==> flow/design.v <==
module pc_module(
    input [31:0] pc_in,
    input freeze,
    input clk,
    input rst,
    output reg [31:0] pc_out
);
always @(posedge clk, posedge rst) begin
    if (rst == 1) begin
        pc_out <= 0;
    end
    else if(freeze == 1) begin
        pc_out <= pc_out;
    end
    else begin
        pc_out <= pc_in;
    end
end
endmodule 
module adder(
    input [31:0] a,
    input [31:0] b,
    input rst,
    output [31:0] result
);
assign result = rst ? 32'b0: a+b;
endmodule  
module multiplexer(
    input [31:0] a,
    input [31:0] b,
    input select,
    output [31:0] out
);
assign out = select ? b : a;
endmodule  
module instruction_fetch(
    input clk,
    input rst,
    input freeze,
    input branch_taken,
    input [31:0] branch_adr,
    output [31:0] pc_out,
    output [31:0] imem_addr,
    input [31:0] imem_data,
    output [31:0] instruction 
);
wire [31:0] pc_wire;
wire [31:0] mux_out;
wire [31:0] pc_out_wire;
pc_module pcm(.pc_in    (mux_out),.freeze   (freeze && !branch_taken),.clk   (clk),.rst  (rst),.pc_out   (pc_wire));
multiplexer mux(.a  (pc_out_wire),.b    (branch_adr),.select    (branch_taken),.out     (mux_out));
adder adder(.a     (pc_wire),.b    (32'd4), .rst     (rst), .result    (pc_out_wire));
assign imem_addr = pc_wire;
assign instruction = rst ? 32'b0 : imem_data;
assign pc_out = rst ? 32'b0 : pc_out_wire;
endmodule
module instruction_fetch_register(
    input clk,
    input rst,
    input freeze,
    input flush,
    input [31:0] pc_in,
    input [31:0] instruction_in,
    output reg [31:0] pc,
    output reg [31:0] instruction
);
always@(posedge clk, posedge rst) begin
    if (rst) begin
        pc <= 32'b0;
        instruction <= 32'b0;			
    end else if (flush) begin
        pc <= 32'b0;
        instruction <= 32'b0;			
    end
    else if(freeze == 1'b0) begin
        pc <= pc_in;
        instruction <= instruction_in;
    end else begin
        pc <= pc;
        instruction <= instruction;
    end
end
endmodule  
module control_unit (
  input [1:0] mode,
  input [3:0] opcode,
  input s,
  output [3:0] execute_command,
  output mem_read, mem_write,
  output wb_enable,
  output b,
  output update_state
);
  assign update_state = s && mode == 2'b00;
  assign b = (opcode[3] == 1'b0 && mode == 2'b10) ? 1'b1 : 1'b0;
  assign wb_enable = ((mode == 2'b00 && (opcode == 4'b1101 || opcode == 4'b1111 || opcode == 4'b0100 || opcode == 4'b0101 || opcode == 4'b0010 || opcode == 4'b0110 || opcode == 4'b0000 || opcode == 4'b1100 || opcode == 4'b0001)) || (opcode == 4'b0100 && s == 1'b1 && mode == 2'b01)) ? 1'b1 : 0;
  assign mem_read = (opcode == 4'b0100 && mode == 2'b01 && s == 1'b1 ) ? 1 : 0;
  assign mem_write = (opcode == 4'b0100 && mode == 2'b01 && s == 1'b0 ) ? 1 : 0;
  assign execute_command = (opcode == 4'b1101 ? 4'b0001 : (opcode == 4'b1111 ? 4'b1001 : (opcode == 4'b0100 ? 4'b0010 :
   (opcode == 4'b0101 ? 4'b0011 : (opcode == 4'b0010 ? 4'b0100 : (opcode == 4'b0110 ?  4'b0101 : (opcode == 4'b0000 ? 4'b0110 : (opcode == 4'b1100 ? 4'b0111 :
   (opcode == 4'b0001 ? 4'b1000 : (opcode == 4'b1010 ? 4'b0100 : (opcode == 4'b1101 ? 4'b0110 : (opcode == 4'b1000 ? 4'b0110 : 4'b0))))))))))));
endmodule
module condition_check (
    input[3:0] condition,
    input[3:0] condState,
    output check
);
    assign check = ((condition == 4'b0000 && condState[2] == 1'b1) || (condition == 4'b0001 && condState[2] == 1'b0) || (condition == 4'b0010 && condState[1] == 1'b1)
    || (condition == 4'b0011 && condState[1] == 1'b0) || (condition == 4'b0100 && condState[3] == 1'b1) || (condition == 4'b0101 && condState[3] == 1'b0) 
    || (condition == 4'b0110 && condState[0] == 1'b1) || (condition == 4'b0111 && condState[0] == 1'b0) || (condition == 4'b1000 && condState[1] == 1'b1 && condState[2] == 1'b0)
    || (condition == 4'b1001 && (condState[1] == 1'b0 || condState[2] == 1'b1)) || (condition == 4'b1010 && condState[3] == condState[0]) || (condition == 4'b1011 && condState[3] != condState[0]) 
    || (condition == 4'b1100 && condState[2] == 1'b0 && condState[3] == condState[0]) || (condition == 4'b1101 && (condState[2] == 1'b1 || condState[3] != condState[0])) || (condition == 4'b1110) || (condition == 4'b1111)) ? 1'b1 : 1'b0;
endmodule
module register_file ( 
  input clk, rst,
  input[3:0] src1, src2, dest_wb, 
  input[31:0] result_wb, 
  input write_back_enable,
  output [31:0] reg1, reg2
);
  reg[31:0] regs[15:0];
  assign reg1 = (write_back_enable && dest_wb == src1) ? result_wb : regs[src1];
  assign reg2 = (write_back_enable && dest_wb == src2) ? result_wb : regs[src2];
  integer i;
	always @(posedge clk, posedge rst) begin
		if (rst) begin
			for (i = 0; i < 16; i = i + 1) begin
				regs[i] <= i;
			end
		end
		else if (write_back_enable) begin 
			regs[dest_wb] <= result_wb;
		end
	end
endmodule
module instrcution_decode(
    input clk,
    input rst,
    input [31:0] instruction,
    input [31:0] result_wb,
    input write_back_enable,
    input [3:0] dest_wb,
    input hazard,
    input [3:0] sr,
    input [31:0] pc_in,
    output wb_en,
    output mem_r_en,
    output mem_w_en,
    output b,
    output s,
    output [3:0] exec_cmd,
    output [31:0] val_rn,
    output [31:0] val_rm,
    output imm,
    output [11:0] shift_operand,
    output [23:0] signed_imm_24,
    output [3:0] dest,
    output [3:0] src1,
    output [3:0] src2,
    output two_src,
    output [31:0] pc_out
);
assign shift_operand = instruction[11:0];
assign imm = instruction[25];
assign signed_imm_24 = instruction[23:0];
assign pc_out = pc_in;
assign dest = instruction[15:12];
wire check;
wire[3:0] exec_cmd_wire;
wire mem_r_en_wire;
wire mem_w_en_wire;
wire wb_en_wire;
wire b_wire;
wire s_wire;
assign two_src = !instruction[25] || mem_w_en_wire;
control_unit cu(
    .mode   (instruction[27:26]),
    .opcode (instruction[24:21]),
    .s  (instruction[20]),
    .execute_command    (exec_cmd_wire),
    .mem_read   (mem_r_en_wire),
    .mem_write  (mem_w_en_wire),
    .wb_enable  (wb_en_wire),
    .b  (b_wire),
    .update_state   (s_wire)
);
condition_check cc(
    .condition  (instruction[31:28]),
    .condState  (sr),
    .check  (check)
);
wire cond_or_hazard;
assign cond_or_hazard = hazard || !check;
assign s = !cond_or_hazard ? s_wire : 0;
assign b = !cond_or_hazard ? b_wire : 0;
assign wb_en = !cond_or_hazard ? wb_en_wire : 0;
assign mem_w_en = !cond_or_hazard ? mem_w_en_wire : 0;
assign mem_r_en = !cond_or_hazard ? mem_r_en_wire : 0;
wire [3:0] src2_wire;
assign exec_cmd = !cond_or_hazard ? exec_cmd_wire : 0;
assign src1 = instruction[19:16];
assign src2 = src2_wire;
assign src2_wire = mem_w_en_wire ? dest : instruction[3:0];
register_file rf(
    .clk   (clk),
    .rst   (rst),
    .src1  (instruction[19:16]),
    .src2  (src2_wire),
    .dest_wb   (dest_wb),
    .result_wb (result_wb),
    .write_back_enable (write_back_enable),
    .reg1  (val_rn),
    .reg2  (val_rm)
);
endmodule  
module instruction_decode_register(
    input clk,
    input rst,
    input flush,
    input wb_en_in,
    input mem_r_en_in,
    input mem_w_en_in,
    input b_in,
    input s_in,
    input [3:0] exe_cmd_in,
    input [31:0] pc_in,
    input [31:0] val_rn_in,
    input [31:0] val_rm_in,
    input imm_in,
    input [11:0] shift_operand_in,
    input [23:0] signed_imm_24_in,
    input [3:0] dest_in,
    input [3:0] sr_in,
    input [3:0] src1_in,
    input [3:0] src2_in,
    output reg wb_en,
    output reg mem_r_en,
    output reg mem_w_en,
    output reg b,
    output reg s,
    output reg [3:0] exe_cmd,
    output reg [31:0] pc,
    output reg [31:0] val_rn,
    output reg [31:0] val_rm,
    output reg imm,
    output reg [11:0] shift_operand,
    output reg [23:0] signed_imm_24,
    output reg [3:0] dest,
    output reg [3:0] sr_out,
    output reg [3:0] src1_out,
    output reg [3:0] src2_out
);
always@(posedge clk, posedge rst) begin
    if (rst) begin
        wb_en <= 0;
        mem_r_en <= 0;
        mem_w_en <= 0;
        b <= 0;
        s <= 0;
        exe_cmd <= 0;
        pc <= 0;
        val_rm <= 0;
        val_rn <= 0;
        imm <= 0;
        shift_operand <= 0;
        signed_imm_24 <= 0;
        dest <= 0;
        src1_out <= 0;
        src2_out <= 0;
        sr_out <= 0;
    end else if (flush) begin
        wb_en <= 0;
        mem_r_en <= 0;
        mem_w_en <= 0;
        b <= 0;
        s <= 0;
        exe_cmd <= 0;
        pc <= 0;
        val_rm <= 0;
        val_rn <= 0;
        imm <= 0;
        shift_operand <= 0;
        signed_imm_24 <= 0;
        dest <= 0;
        src1_out <= 0;
        src2_out <= 0;
        sr_out <= 0;
    end else begin
        wb_en <= wb_en_in;
        mem_r_en <= mem_r_en_in;
        mem_w_en <= mem_w_en_in;
        b <= b_in;
        s <= s_in;
        exe_cmd <= exe_cmd_in;
        pc <= pc_in;
        val_rm <= val_rm_in;
        val_rn <= val_rn_in;
        imm <= imm_in;
        shift_operand <= shift_operand_in;
        signed_imm_24 <= signed_imm_24_in;
        dest <= dest_in;
        src1_out <= src1_in;
        src2_out <= src2_in;
        sr_out <= sr_in;
    end
end
endmodule  
module alu(
    input[3:0] exec_command,
    input[31:0] in1,
    input[31:0] in2,
    input carry_in,
    output[31:0] result,
    output c,
    output n,
    output z,
    output v
);
    wire [32:0] result_extend;
    wire [32:0] in1_extend;
    wire [32:0] in2_extend;
    assign in1_extend = {in1[31],in1};
    assign in2_extend = {in2[31],in2};
    assign result_extend = exec_command == 4'b0001 ? in2_extend : (exec_command == 4'b1001 ? ~in2_extend : (exec_command == 4'b0010 ? (in2_extend + in1_extend) : 
    (exec_command == 4'b0011 ? (in1_extend + in2_extend + carry_in) : (exec_command == 4'b0100 ? (in1_extend - in2_extend) : (exec_command == 4'b0101 ? (in1_extend - in2_extend - 1) : 
    (exec_command == 4'b0110 ? (in1_extend & in2_extend) : (exec_command == 4'b0111 ? (in1_extend | in2_extend) : (exec_command == 4'b1000 ? (in2_extend ^ in1_extend) : 
    (in1_extend))))))))) ;
    assign result = result_extend[31:0];
    assign c = result_extend[32] == 1'b1 && result_extend[31] == 1'b0;
    assign n = result[31];
    assign z = (result == 0);
    assign v = ((exec_command == 4'b0010 || exec_command == 4'b0011) && in1[31] == in2[31] && in1[31] != result[31]) || ((exec_command == 4'b0100 || exec_command == 4'b0101) && in1[31] == ~in2[31] && in1[31] != result[31]);
endmodule  
module val2_gen(
    input[31:0] val_rm,
    input imm,
    input mem_en,
    input [11:0] shift_operand,
    output reg [31:0] result
);
wire [31:0] imm8 = {24'b0, shift_operand[7:0]};
wire [4:0] imm_rot = {shift_operand[11:8], 1'b0};
wire [4:0] sh_amt = shift_operand[11:7];
wire [63:0] imm_dbl = {imm8, imm8} >> imm_rot;
wire [63:0] rm_dbl = {val_rm, val_rm} >> sh_amt;
always @(*) begin
    if(mem_en == 1) begin
       result = {20'b0, shift_operand};
    end
    else if (imm == 1) begin
        result = imm_dbl[31:0];
    end else if(imm == 0 && shift_operand[4] == 0) begin
        case (shift_operand[6:5])
            2'b00: result = val_rm << sh_amt;
            2'b01: result = val_rm >> sh_amt;
            2'b10: result = val_rm >>> sh_amt;
            default: result = rm_dbl[31:0];
        endcase
    end else begin
        result = val_rm;
    end
end
endmodule
module status_register(
    input clk,
    input rst,
    input n,
    input z,
    input c,
    input v,
    input s,
    output [3:0] cond
);
reg[3:0] cond_reg;
always @(posedge clk, posedge rst) begin
    if(rst == 1'b1) begin
        cond_reg <= 4'b0;
    end else if (s == 1'b1) begin
        cond_reg <= {n,z,c,v};
    end
end
assign cond = s == 1'b1 ? {n,z,c,v} : cond_reg;
endmodule
module execution(
    input clk,
    input rst,
    input s,
    input [3:0] exec_cmd,
    input mem_r_en, mem_w_en,
    input [31:0] pc,
    input [31:0] val_rn,val_rm,
    input imm,
    input [11:0] shift_operand,
    input [23:0] signed_imm_24,
    input [3:0] sr,
    output[31:0] alu_result,br_addr,
    output[3:0] status,
    output[31:0] val_rm_out
);
wire[31:0] signed_imm_24_extended;
assign signed_imm_24_extended = {signed_imm_24[23],signed_imm_24[23],signed_imm_24[23],signed_imm_24[23],signed_imm_24[23],signed_imm_24[23],signed_imm_24[23],signed_imm_24[23],signed_imm_24};
assign br_addr = pc + (signed_imm_24_extended << 2);
wire mem_en;
wire c,n,z,v;
assign mem_en = mem_r_en | mem_w_en;
wire [31:0] mux_before_alu_out_wire;
wire[31:0] val2_gen_wire;
val2_gen val2_gen(
    .val_rm (val_rm_out),
    .imm    (imm),
    .mem_en (mem_en),
    .shift_operand  (shift_operand),
    .result (val2_gen_wire)
);
alu alu(
    .exec_command (exec_cmd),
    .in1    (mux_before_alu_out_wire),
    .in2    (val2_gen_wire),
    .carry_in   (sr[1]),
    .result (alu_result),
    .c  (c),
    .n  (n),
    .z  (z),
    .v  (v)
);
status_register sreg(
    .clk   (clk),
    .rst   (rst),
    .n (n),
    .z (z),
    .c (c),
    .v (v),
    .s (s),
    .cond  (status)
);
assign val_rm_out = val_rm;
assign mux_before_alu_out_wire = val_rn;
endmodule 
module execution_register(
    input clk,
    input rst,
    input wb_en_in,
    input mem_r_en_in,
    input mem_w_en_in,
    input [31:0] alu_result_in,
    input [31:0] st_val_in,
    input [3:0] dest_in,
    output reg wb_en,
    output reg mem_r_en,
    output reg mem_w_en,
    output reg [31:0] alu_result,
    output reg [31:0] st_val,
    output reg [3:0] dest
);
always @(posedge clk, posedge rst) begin
    if (rst) begin
        wb_en <= 0;
        mem_r_en <= 0;
        mem_w_en <= 0;
        alu_result <= 0;
        st_val <= 0;
        dest <= 0;
    end else begin
        wb_en <= wb_en_in;
        mem_r_en <= mem_r_en_in;
        mem_w_en <= mem_w_en_in;
        alu_result <= alu_result_in;
        st_val <= st_val_in;
        dest <= dest_in;
    end
end
endmodule  
module memory_register(
    input clk,
    input rst,
    input wb_en_in,
    input mem_r_en_in,
    input [31:0] alu_result_in,
    input [31:0] mem_read_value_in,
    input [3:0] dest_in,
    output reg [31:0] alu_result,
    output reg [31:0] mem_read_value,
    output reg [3:0] dest,
    output reg wb_en,
    output reg mem_r_en
);
always @(posedge clk, posedge rst) begin
    if (rst) begin
        alu_result <= 0;
        mem_read_value <= 0;
        dest <= 0;
        wb_en <= 0;
        mem_r_en <= 0;
    end else begin
        dest <= dest_in;
        mem_read_value <= mem_read_value_in;
        alu_result <= alu_result_in;
        wb_en <= wb_en_in;
        mem_r_en <= mem_r_en_in;
    end
end
endmodule  
module write_back(
    input [31:0] alu_result,
    input [31:0] mem_result,
    input mem_r_en,
    output [31:0] out
);
assign out = mem_r_en ? mem_result : alu_result;
endmodule  
module hazard_detection_unit_old(
    input [3:0] src1,
    input [3:0] src2,
    input [3:0] exe_dest,
    input exe_wb_en,
    input mem_wb_en,
    input two_src,
    input [3:0] mem_dest,
    output reg hazard_detected
);
always @(*) begin
    if(mem_wb_en && src1 == mem_dest) begin
        hazard_detected <= 1;
    end else if(exe_wb_en && src1 == exe_dest) begin
        hazard_detected <= 1;
    end else if(two_src && mem_wb_en && src2 == mem_dest) begin
        hazard_detected <= 1;
    end else if(two_src && exe_wb_en && src2 == exe_dest) begin
        hazard_detected <= 1;
    end else begin
        hazard_detected <= 0;
    end
end
endmodule  
module ARM(
    input clk,
    input rst,
    output [31:0] imem_addr,
    input [31:0] imem_data,
    output [31:0] dmem_addr,
    output [31:0] dmem_wdata,
    output dmem_we,
    input [31:0] dmem_rdata
);
wire hazard;
wire branch_taken;
wire [31:0] branch_adr;
wire [31:0] pc_if_out;
wire [31:0] instruction_if_out;
instruction_fetch inst_fetch(
	.clk	(clk),
	.rst	(rst),
	.freeze	(hazard),
	.branch_taken	(branch_taken),
	.branch_adr	(branch_adr),
	.pc_out	(pc_if_out),
	.imem_addr	(imem_addr),
	.imem_data	(imem_data),
	.instruction	(instruction_if_out)
);
wire [31:0] pc_if_reg_out;
wire [31:0] instruction_if_reg_out;
instruction_fetch_register inst_fetch_reg(
	.clk	(clk),
	.rst	(rst),
	.freeze	(hazard),
	.flush	(branch_taken),
	.pc_in(pc_if_out),
	.instruction_in	(instruction_if_out),
	.pc	(pc_if_reg_out),
	.instruction	(instruction_if_reg_out)
);
wire[31:0] result_wb;
wire write_back_enable;
wire [3:0] dest_wb;
wire [3:0] sr;
wire wb_en_id_out;
wire mem_r_en_id_out;
wire mem_w_en_id_out;
wire b_id_out;
wire s_id_out;
wire [3:0] exec_cmd_id_out;
wire [31:0] val_rn_id_out;
wire [31:0] val_rm_id_out;
wire imm_id_out;
wire [11:0] shift_operand_id_out;
wire [23:0] signed_imm_24_id_out;
wire [3:0] dest_id_out;
wire [3:0] src1_id_out;
wire [3:0] src2_id_out;
wire two_src_id_out;
wire [31:0] pc_id_out;
instrcution_decode inst_decode(
	.clk	(clk),
	.rst	(rst),
	.instruction	(instruction_if_reg_out),
	.result_wb	(result_wb),
	.write_back_enable	(write_back_enable),
	.dest_wb	(dest_wb),
	.hazard	(hazard),
	.sr	(sr),
	.pc_in	(pc_if_reg_out),
	.wb_en	(wb_en_id_out),
	.mem_r_en	(mem_r_en_id_out),
	.mem_w_en	(mem_w_en_id_out),
	.b	(b_id_out),
	.s	(s_id_out),
	.exec_cmd	(exec_cmd_id_out),
	.val_rn	(val_rn_id_out),
	.val_rm	(val_rm_id_out),
	.imm		(imm_id_out),
	.shift_operand	(shift_operand_id_out),
	.signed_imm_24	(signed_imm_24_id_out),
	.dest	(dest_id_out),
	.src1	(src1_id_out),
	.src2	(src2_id_out),
	.two_src	(two_src_id_out),
	.pc_out	(pc_id_out)
);
wire wb_en_id_reg_out;
wire mem_r_en_id_reg_out;
wire mem_w_en_id_reg_out;
wire b_id_reg_out;
wire s_id_reg_out;
wire [3:0] exe_cmd_id_reg_out;
wire [31:0] pc_id_reg_out;
wire [31:0] val_rn_id_reg_out;
wire [31:0] val_rm_id_reg_out;
wire imm_id_reg_out;
wire [11:0] shift_operand_id_reg_out;
wire [23:0] signed_imm_24_id_reg_out;
wire [3:0] dest_id_reg_out;
wire [3:0] sr_id_reg_out;
wire [3:0] src1_id_reg_out;
wire [3:0] src2_id_reg_out;
instruction_decode_register inst_decode_reg(
	.clk	(clk),
	.rst	(rst),
	.flush	(branch_taken),
	.wb_en_in	(wb_en_id_out),
	.mem_r_en_in	(mem_r_en_id_out),
	.mem_w_en_in	(mem_w_en_id_out),
	.b_in	(b_id_out),
	.s_in	(s_id_out),
	.exe_cmd_in	(exec_cmd_id_out),
	.pc_in	(pc_id_out),
	.val_rn_in	(val_rn_id_out),
	.val_rm_in	(val_rm_id_out),
	.imm_in	(imm_id_out),
	.shift_operand_in	(shift_operand_id_out),
	.signed_imm_24_in	(signed_imm_24_id_out),
	.dest_in	(dest_id_out),
	.sr_in	(sr),
	.src1_in	(src1_id_out),
	.src2_in	(src2_id_out),
	.wb_en	(wb_en_id_reg_out),
	.mem_r_en	(mem_r_en_id_reg_out),
	.mem_w_en	(mem_w_en_id_reg_out),
	.b (branch_taken),
	.s (s_id_reg_out),
	.exe_cmd	(exe_cmd_id_reg_out),
	.pc	(pc_id_reg_out),
	.val_rn	(val_rn_id_reg_out),
	.val_rm	(val_rm_id_reg_out),
	.imm	(imm_id_reg_out),
	.shift_operand	(shift_operand_id_reg_out),
	.signed_imm_24	(signed_imm_24_id_reg_out),
	.dest	(dest_id_reg_out),
	.sr_out	(sr_id_reg_out),
	.src1_out	(src1_id_reg_out),
	.src2_out	(src2_id_reg_out)
);
wire [31:0] alu_result_exe_reg_out;
wire [31:0] alu_result_exe_out;
wire [31:0] val_rm_exe_out;
execution exe(
	.clk	(clk),
	.rst 	(rst),
	.s	(s_id_reg_out),
	.exec_cmd	(exe_cmd_id_reg_out),
	.mem_r_en	(mem_r_en_id_reg_out),
	.mem_w_en	(mem_w_en_id_reg_out),
	.pc	(pc_id_reg_out),
	.val_rn	(val_rn_id_reg_out),
	.val_rm	(val_rm_id_reg_out),
	.imm	(imm_id_reg_out),
	.shift_operand	(shift_operand_id_reg_out),
	.signed_imm_24	(signed_imm_24_id_reg_out),
	.sr	(sr_id_reg_out),
	.alu_result	(alu_result_exe_out),
	.br_addr	(branch_adr),
	.status	(sr),
	.val_rm_out	(val_rm_exe_out)
);
wire wb_en_exe_reg_out;
wire mem_r_en_exe_reg_out;
wire mem_w_en_exe_reg_out;
wire [3:0] dest_exe_reg_out;
wire [31:0] val_rm_exe_reg_out;
execution_register exe_reg(
	.clk	(clk),
	.rst	(rst),
	.wb_en_in	(wb_en_id_reg_out),
	.mem_r_en_in	(mem_r_en_id_reg_out),
	.mem_w_en_in	(mem_w_en_id_reg_out),
	.alu_result_in	(alu_result_exe_out),
	.st_val_in	(val_rm_exe_out),
	.dest_in	(dest_id_reg_out),
	.wb_en	(wb_en_exe_reg_out),
	.mem_r_en	(mem_r_en_exe_reg_out),
	.mem_w_en	(mem_w_en_exe_reg_out),
	.alu_result	(alu_result_exe_reg_out),
	.st_val	(val_rm_exe_reg_out),
	.dest	(dest_exe_reg_out)
);
wire [31:0] mem_result_out;
assign dmem_addr = alu_result_exe_reg_out;
assign dmem_wdata = val_rm_exe_reg_out;
assign dmem_we = mem_w_en_exe_reg_out;
assign mem_result_out = mem_r_en_exe_reg_out ? dmem_rdata : 32'b0;
wire [31:0] alu_result_mem_reg_out;
wire [31:0] mem_read_val_mem_reg_out;
wire mem_r_en_mem_reg_out;
memory_register mem_reg(
	.clk	(clk),
	.rst	(rst),
	.wb_en_in	(wb_en_exe_reg_out),
	.mem_r_en_in	(mem_r_en_exe_reg_out),
	.alu_result_in	(alu_result_exe_reg_out),
	.mem_read_value_in	(mem_result_out),
	.dest_in	(dest_exe_reg_out),
	.alu_result	(alu_result_mem_reg_out),
	.mem_read_value	(mem_read_val_mem_reg_out),
	.dest	(dest_wb),
	.wb_en	(write_back_enable),
	.mem_r_en	(mem_r_en_mem_reg_out)
);
write_back wb(
	.alu_result	(alu_result_mem_reg_out),
	.mem_result	(mem_read_val_mem_reg_out),
	.mem_r_en	(mem_r_en_mem_reg_out),
	.out	(result_wb)
);
hazard_detection_unit_old hdu(
	.src1	(src1_id_out),
	.src2	(src2_id_out),
	.exe_dest	(dest_id_reg_out),
	.exe_wb_en	(wb_en_id_reg_out),
	.mem_wb_en	(wb_en_exe_reg_out),
	.two_src	(two_src_id_out),
	.mem_dest	(dest_exe_reg_out),
	.hazard_detected	(hazard)
);
endmodule  
---- From RTL to reports: ARM ----
Tool output for the design above, in the order of the flow.
Line numbers count from 1 in the design file above.
A cell with -- has no value.
design
  top ..................................... ARM
  clock ................................... clk
  cell library ............................ sky130hd
  timing corner ........................... tt_025C_1v80

---- Elaborated design ----
Source: Yosys, flattened and elaborated. Widths are those after wreduce. Registers that Yosys merges into a memory's read port (data or address) are not register bits. Print and check cells do not count. Equal cells are merged and count once.
bit counts
  flip-flop bits (word level) ............. 901
  input port bits ......................... 66
  output and inout bits ................... 97
  elaborated cells ........................ 332
operators by class
  add/subtract/negate cells ............... 6
  equality and inequality tests ........... 95
  shifts and indexed selects .............. 5
  muxes and demuxes ....................... 69
  bitwise operators ....................... 15
  reductions and logical operators ........ 97
operators with widths
  kind                                                  number
  case mux 32 bit (select 16 bit)                       2
  two-way mux 32 bit                                    18
  two-way mux 33 bit                                    9
  equality test 4 bit (second input constant)           39
  case mux 32 bit (select 3 bit)                        1
  equality test 4 x 3 -> 1 bit (second input constant)  23
  >> shifter 64 x 5 -> 32 bit                           1
  two-way mux 4 bit                                     14
  equality test 4 x 2 -> 1 bit (second input constant)  11
  >> shifter 40 x 5 -> 32 bit                           1
  logical AND 1 bit                                     39
  adder 32 x 32 -> 33 bit                               1
  subtractor 32 x 32 -> 33 bit                          1
  adder 33 x 1 -> 33 bit                                1
  subtractor 33 x 1 -> 33 bit (second input constant)   1
  bitwise AND 33 bit                                    1
  bitwise OR 33 bit                                     1
  bitwise XOR 33 bit                                    1
  inverter 33 bit                                       1
  AND reduction 2 bit                                   16
  adder 32 x 3 -> 32 bit (second input constant)        1
  adder 32 bit                                          1
  << shifter 32 x 5 -> 32 bit                           1
  >> shifter 32 x 5 -> 32 bit                           1
  >>> shifter 32 x 5 -> 32 bit                          1
  zero test 32 bit                                      1
  logical OR 1 bit                                      31
  equality test 4 x 1 -> 1 bit (second input constant)  6
Not listed: further kinds 16, cells in them 62.

---- Logic depth ----
Longest topological path by Yosys (ltp), each cell counted once; first at word level (registers and memories cut), then after technology mapping (sequential cells cut; the memories' decode and read muxes count).
logic depth
  word-level depth ........................ 41
  ABC_AREA ................................ 1
  mapped depth ............................ 57
  mapped depth without buffers ............ 55

---- Mapped cells and area ----
Yosys stat after the flow's synthesis: flattened, memories mapped to cells. It holds for the ABC_AREA given above (unset counts as 0); a run with the other value may have another netlist.
cell types
  cell                       number  total area (µm²)
  sky130_fd_sc_hd__dfrtp_1   857     2.14E+04
  sky130_fd_sc_hd__nand2_1   2066    7.75E+03
  sky130_fd_sc_hd__inv_1     1150    4316.64
  sky130_fd_sc_hd__o21ai_0   754     3.77E+03
  sky130_fd_sc_hd__nand3_1   489     2.45E+03
  sky130_fd_sc_hd__o22ai_1   374     2.34E+03
  sky130_fd_sc_hd__a21oi_1   416     2.08E+03
  sky130_fd_sc_hd__nor2_1    437     1.64E+03
  sky130_fd_sc_hd__ha_1      129     1.61E+03
  sky130_fd_sc_hd__mux2_2    108     1.22E+03
  sky130_fd_sc_hd__o211ai_1  154     1.16E+03
  sky130_fd_sc_hd__clkbuf_1  287     1.08E+03
  sky130_fd_sc_hd__dfstp_2   32      840.806
  sky130_fd_sc_hd__nand4_1   128     800.768
  sky130_fd_sc_hd__a221oi_1  62      543.021
  sky130_fd_sc_hd__nand2_2   71      444.176
  sky130_fd_sc_hd__nor4_1    64      400.384
  sky130_fd_sc_hd__buf_1     87      326.563
Not listed: further types 53, cells in them 478.
mapped netlist
  standard cells after synthesis .......... 8143
  cell area after synthesis ............... 57716.6 µm²
  sequential part of the area ............. 22286.4 µm²
  mapped flip-flops ....................... 889
  buffers ................................. 455

---- Worst setup path after synthesis ----
Source: OpenSTA report_checks on the synthesized netlist (no wires, ideal clock, input and output delay 20% of the period each), path of least setup slack; recovery checks are left aside. Register names are those of the netlist, which keeps one name where synthesis merged equal registers.
path after synthesis
  path type ............................... register to register
  from .................................... reg inst_decode_reg.shift_operand[7]
  to ...................................... reg inst_decode_reg.wb_en
  period .................................. 11.0 ns
  library setup time ...................... 0.134 ns
  time at the first pin ................... 0.000 ns
  arrival ................................. 5.132 ns
  required time ........................... 10.866 ns
  path slack .............................. 5.734 ns
  path delay .............................. 5.266 ns
  stages .................................. 50
  path buffers ............................ 2
  synthesis period reached ................ 5.266 ns
"path delay" is the arrival time less input delay plus setup time.
"stages" counts driving pins, that of a launching flip-flop among them; a cell with two outputs on the path counts twice.
"synthesis period reached" = period - worst setup slack (recovery checks aside). The figure is calculated, with input and output delays left at 20% of the set period.
The rows between start and end are the longest chain of elaborated cells between them; the timing report does not say that the signal goes this way. Where chains are equally long, one stands for them.
A line is the first line of the expression or statement that the cell stems from. Yosys adds cells for indexed reads and writes and turns some case tables into memories.
At most two assigning lines are given for a register; there are more.
between the ends, after synthesis
  cells stage by stage .................... sky130_fd_sc_hd__dfrtp_1 -> sky130_fd_sc_hd__buf_6 -> sky130_fd_sc_hd__buf_6 -> sky130_fd_sc_hd__nand2_1 -> sky130_fd_sc_hd__o21ai_1 -> sky130_fd_sc_hd__a21boi_0 -> sky130_fd_sc_hd__o21ai_1 -> sky130_fd_sc_hd__or2_2 -> sky130_fd_sc_hd__nand2_1 -> sky130_fd_sc_hd__nand2_1 -> sky130_fd_sc_hd__nand3_1 -> sky130_fd_sc_hd__nand2_1 -> sky130_fd_sc_hd__nand3_1 -> sky130_fd_sc_hd__nand2_1 -> sky130_fd_sc_hd__nand2_1 -> sky130_fd_sc_hd__inv_1 -> sky130_fd_sc_hd__ha_1 -> sky130_fd_sc_hd__inv_1 -> (+14 left out) -> sky130_fd_sc_hd__nor2_1 -> sky130_fd_sc_hd__nand2_1 -> sky130_fd_sc_hd__nand3_1 -> sky130_fd_sc_hd__nand3_1 -> sky130_fd_sc_hd__nand3_1 -> sky130_fd_sc_hd__nand2_1 -> sky130_fd_sc_hd__nand2_2 -> sky130_fd_sc_hd__a21oi_4 -> sky130_fd_sc_hd__nor2_2 -> sky130_fd_sc_hd__nand2_2 -> sky130_fd_sc_hd__nand2_4 -> sky130_fd_sc_hd__nand2_1 -> sky130_fd_sc_hd__nand2_1 -> sky130_fd_sc_hd__nand2_1 -> sky130_fd_sc_hd__nor2_1 -> sky130_fd_sc_hd__nand3_4 -> sky130_fd_sc_hd__nand2_2 -> sky130_fd_sc_hd__nor3_2
  cells in the longest elaborated chain ... 39
  elaborated cells on any way between the ends .. 83
  those cells by class .................... add/sub: 4; eq/ne: 5; shift: 5; mux: 17; logic: 10; reduce/logical: 42
ends and longest elaborated chain, after synthesis
  item                            line  source
  start: declaration              246   output reg [11:0] shift_operand,
  start: assignment               265   shift_operand <= 0;
  start: assignment               299   shift_operand <= shift_operand_in;
  >> shifter 64 x 5 -> 32 bit     345   wire [63:0] rm_dbl = {val_rm, val_rm} >> sh_amt;
  case mux 32 bit (select 3 bit)  353   case (shift_operand[6:5])
  two-way mux 32 bit              352   end else if(imm == 0 && shift_operand[4] == 0) begin
  two-way mux 32 bit              350   else if (imm == 1) begin
  two-way mux 32 bit              347   if(mem_en == 1) begin
  bitwise XOR 33 bit              326   (exec_command == 4'b0110 ? (in1_extend & in2_extend) : (exec_command == 4'b0111 ? (in1_extend | in2_extend) : ...
  two-way mux 33 bit x3           326
  (+9 left out)                   --
  logical AND 1 bit               108   assign check = ((condition == 4'b0000 && condState[2] == 1'b1) || (condition == 4'b0001 && condState[2] == 1'b ...
  logical OR 1 bit x15            108
  two-way mux 1 bit               108
  zero test 1 bit                 193   assign cond_or_hazard = hazard || !check;
  logical OR 1 bit                193
  two-way mux 1 bit               196   assign wb_en = !cond_or_hazard ? wb_en_wire : 0;
  two-way mux 1 bit               271   end else if (flush) begin
  end: assignment                 272   wb_en <= 0;
  end: assignment                 289   wb_en <= wb_en_in;
  end: declaration                236   output reg wb_en,
Nets of the timed path that keep an RTL name, with a line that drives or declares them; the list need not be complete.
named nets, after synthesis
  signal                  line  source
  alu_result_exe_out[28]  324   assign result_extend = exec_command == 4'b0001 ? in2_extend : (exec_command == 4'b1001 ? ~in2_extend : (exec_c ...
  exe.sreg.cond[2]        382   assign cond = s == 1'b1 ? {n,z,c,v} : cond_reg;

---- Timing after layout ----
Path of least setup slack in the final report of stored run 1 (OpenROAD, finished layout, wires in). Where an end is a register, its clock arrival counts in the times.
path post-layout
  path type ............................... register to register
  from .................................... reg inst_decode_reg.shift_operand[6]
  to ...................................... reg inst_decode_reg.exe_cmd
  period .................................. 8.74 ns
  library setup time ...................... 0.06 ns
  time at the first pin ................... 0.70 ns
  arrival ................................. 8.86 ns
  required time ........................... 9.35 ns
  path slack .............................. 0.49 ns
  stages .................................. 47
  path buffers ............................ 1
An end named without its bit number is one bit of that signal or, where synthesis recoded a state register, one of its new flip-flops.
At most two assigning lines are given for a register; there are more.
between the ends, post-layout
  cells stage by stage .................... sky130_fd_sc_hd__dfrtp_1 -> sky130_fd_sc_hd__inv_2 -> sky130_fd_sc_hd__nand2_2 -> sky130_fd_sc_hd__nand2_2 -> sky130_fd_sc_hd__inv_2 -> sky130_fd_sc_hd__nand2_1 -> sky130_fd_sc_hd__nand2_1 -> sky130_fd_sc_hd__nand3_1 -> sky130_fd_sc_hd__nand3_1 -> sky130_fd_sc_hd__nand3_1 -> sky130_fd_sc_hd__nand3_1 -> sky130_fd_sc_hd__o21ai_0 -> sky130_fd_sc_hd__buf_4 -> sky130_fd_sc_hd__nand2_1 -> sky130_fd_sc_hd__nand3_1 -> sky130_fd_sc_hd__nand2_1 -> sky130_fd_sc_hd__nand3_1 -> sky130_fd_sc_hd__ha_1 -> (+11 left out) -> sky130_fd_sc_hd__nand3_1 -> sky130_fd_sc_hd__nand2_1 -> sky130_fd_sc_hd__nand2_1 -> sky130_fd_sc_hd__nand3_1 -> sky130_fd_sc_hd__nand2_1 -> sky130_fd_sc_hd__nand2_1 -> sky130_fd_sc_hd__nand2_2 -> sky130_fd_sc_hd__nand3_1 -> sky130_fd_sc_hd__nand2_2 -> sky130_fd_sc_hd__inv_1 -> sky130_fd_sc_hd__nand2_1 -> sky130_fd_sc_hd__nand2_1 -> sky130_fd_sc_hd__nor2_1 -> sky130_fd_sc_hd__nor2_1 -> sky130_fd_sc_hd__nor2_2 -> sky130_fd_sc_hd__nand3_4 -> sky130_fd_sc_hd__nand4_2 -> sky130_fd_sc_hd__nor2_1
ends and longest elaborated chain, post-layout
  item                line  source
  start: declaration  246   output reg [11:0] shift_operand,
  start: assignment   265   shift_operand <= 0;
  start: assignment   299   shift_operand <= shift_operand_in;
  end: assignment     260   exe_cmd <= 0;
  end: assignment     294   exe_cmd <= exe_cmd_in;
  end: declaration    241   output reg [3:0] exe_cmd,
Chain of elaborated cells between the ends: none given.
Nets of the timed path that keep an RTL name, with a line that drives or declares them; the list need not be complete.
named nets, post-layout
  signal            line  source
  exe.sreg.cond[3]  382   assign cond = s == 1'b1 ? {n,z,c,v} : cond_reg;

==> runs of ARM <==
ARM through Yosys and OpenROAD on sky130hd: 2 stored runs, unordered, with their settings and measured results. The constraints put input and output delay at 20% of the set period each and load the outputs with 0.01 pF.
"achieved clock period (ns)": clock period set for the run, less the worst setup slack. It is reckoned from that one timing run; input and output delays stay at 20% of the period that was set.
"worst setup path time (ns)": the worst setup path's part of the clock period (all of it between registers, 20% less for each end at a port) less its slack. A launch clock that arrives late makes it longer, a capture clock that arrives late makes it shorter.

Flow files of stored run 1
==> flow/run.sh <==
#!/bin/bash
# the make line also repeats the synthesis and layout settings of config.mk as NAME=value (left out here)
make -C /OpenROAD-flow-scripts/flow DESIGN_CONFIG=/design/flow/config.mk WORK_HOME=/design/flow/orfs CLKGATE_MAP_FILE= finish
==> flow/config.mk <==
export PLATFORM = sky130hd
export DESIGN_NAME = ARM
export DESIGN_NICKNAME = ARM
export VERILOG_FILES = /design/flow/design.v
export SDC_FILE = /design/flow/constraint.sdc
export NUM_CORES = 4
export LEC_CHECK = 0
export ABC_AREA = 1
export CAP_MARGIN = 20
export CORE_MARGIN = 2
export CORE_UTILIZATION = 24
export CTS_CLUSTER_DIAMETER = 323
export CTS_CLUSTER_SIZE = 93
export GPL_ROUTABILITY_DRIVEN = 1
export PLACE_DENSITY = 0.93
export SLEW_MARGIN = 25
export TNS_END_PERCENT = 35
==> flow/constraint.sdc <==
create_clock -name core_clock -period 8.74 [get_ports {clk}]
set_input_delay 1.7480 -clock core_clock [delete_from_list [all_inputs] [get_ports {clk}]]
set_output_delay 1.7480 -clock core_clock [all_outputs]
set_load 0.01 [all_outputs]

report of stored run 1
yosys chip area after synthesis (um^2): 57716.6
finish__design__die__area: 244426.0
finish__design__instance__area__stdcell: 63146.8
finish__design__instance__utilization: 0.2633
finish__timing__setup__ws: 0.490
finish__timing__setup__tns: 0.000
finish__timing__hold__ws: 0.416
achieved clock period (ns): 8.250
worst setup path time (ns): 8.25
worst setup path kind: register to register

Flow files of stored run 2
==> flow/run.sh <==
#!/bin/bash
# the make line also repeats the synthesis and layout settings of config.mk as NAME=value (left out here)
make -C /OpenROAD-flow-scripts/flow DESIGN_CONFIG=/design/flow/config.mk WORK_HOME=/design/flow/orfs CLKGATE_MAP_FILE= finish
==> flow/config.mk <==
export PLATFORM = sky130hd
export DESIGN_NAME = ARM
export DESIGN_NICKNAME = ARM
export VERILOG_FILES = /design/flow/design.v
export SDC_FILE = /design/flow/constraint.sdc
export NUM_CORES = 4
export LEC_CHECK = 0
export CAP_MARGIN = 20
export CORE_MARGIN = 2
export CORE_UTILIZATION = 59
export SLEW_MARGIN = 20
==> flow/constraint.sdc <==
create_clock -name core_clock -period 10.4 [get_ports {clk}]
set_input_delay 2.0800 -clock core_clock [delete_from_list [all_inputs] [get_ports {clk}]]
set_output_delay 2.0800 -clock core_clock [all_outputs]
set_load 0.01 [all_outputs]

report of stored run 2
yosys chip area after synthesis (um^2): 56158.9
finish__design__die__area: 97668.8
finish__design__instance__area__stdcell: 62708.9
finish__design__instance__utilization: 0.6620
finish__timing__setup__ws: 0.286
finish__timing__setup__tns: 0.000
finish__timing__hold__ws: 0.396
achieved clock period (ns): 10.114
worst setup path time (ns): 10.11
worst setup path kind: register to register
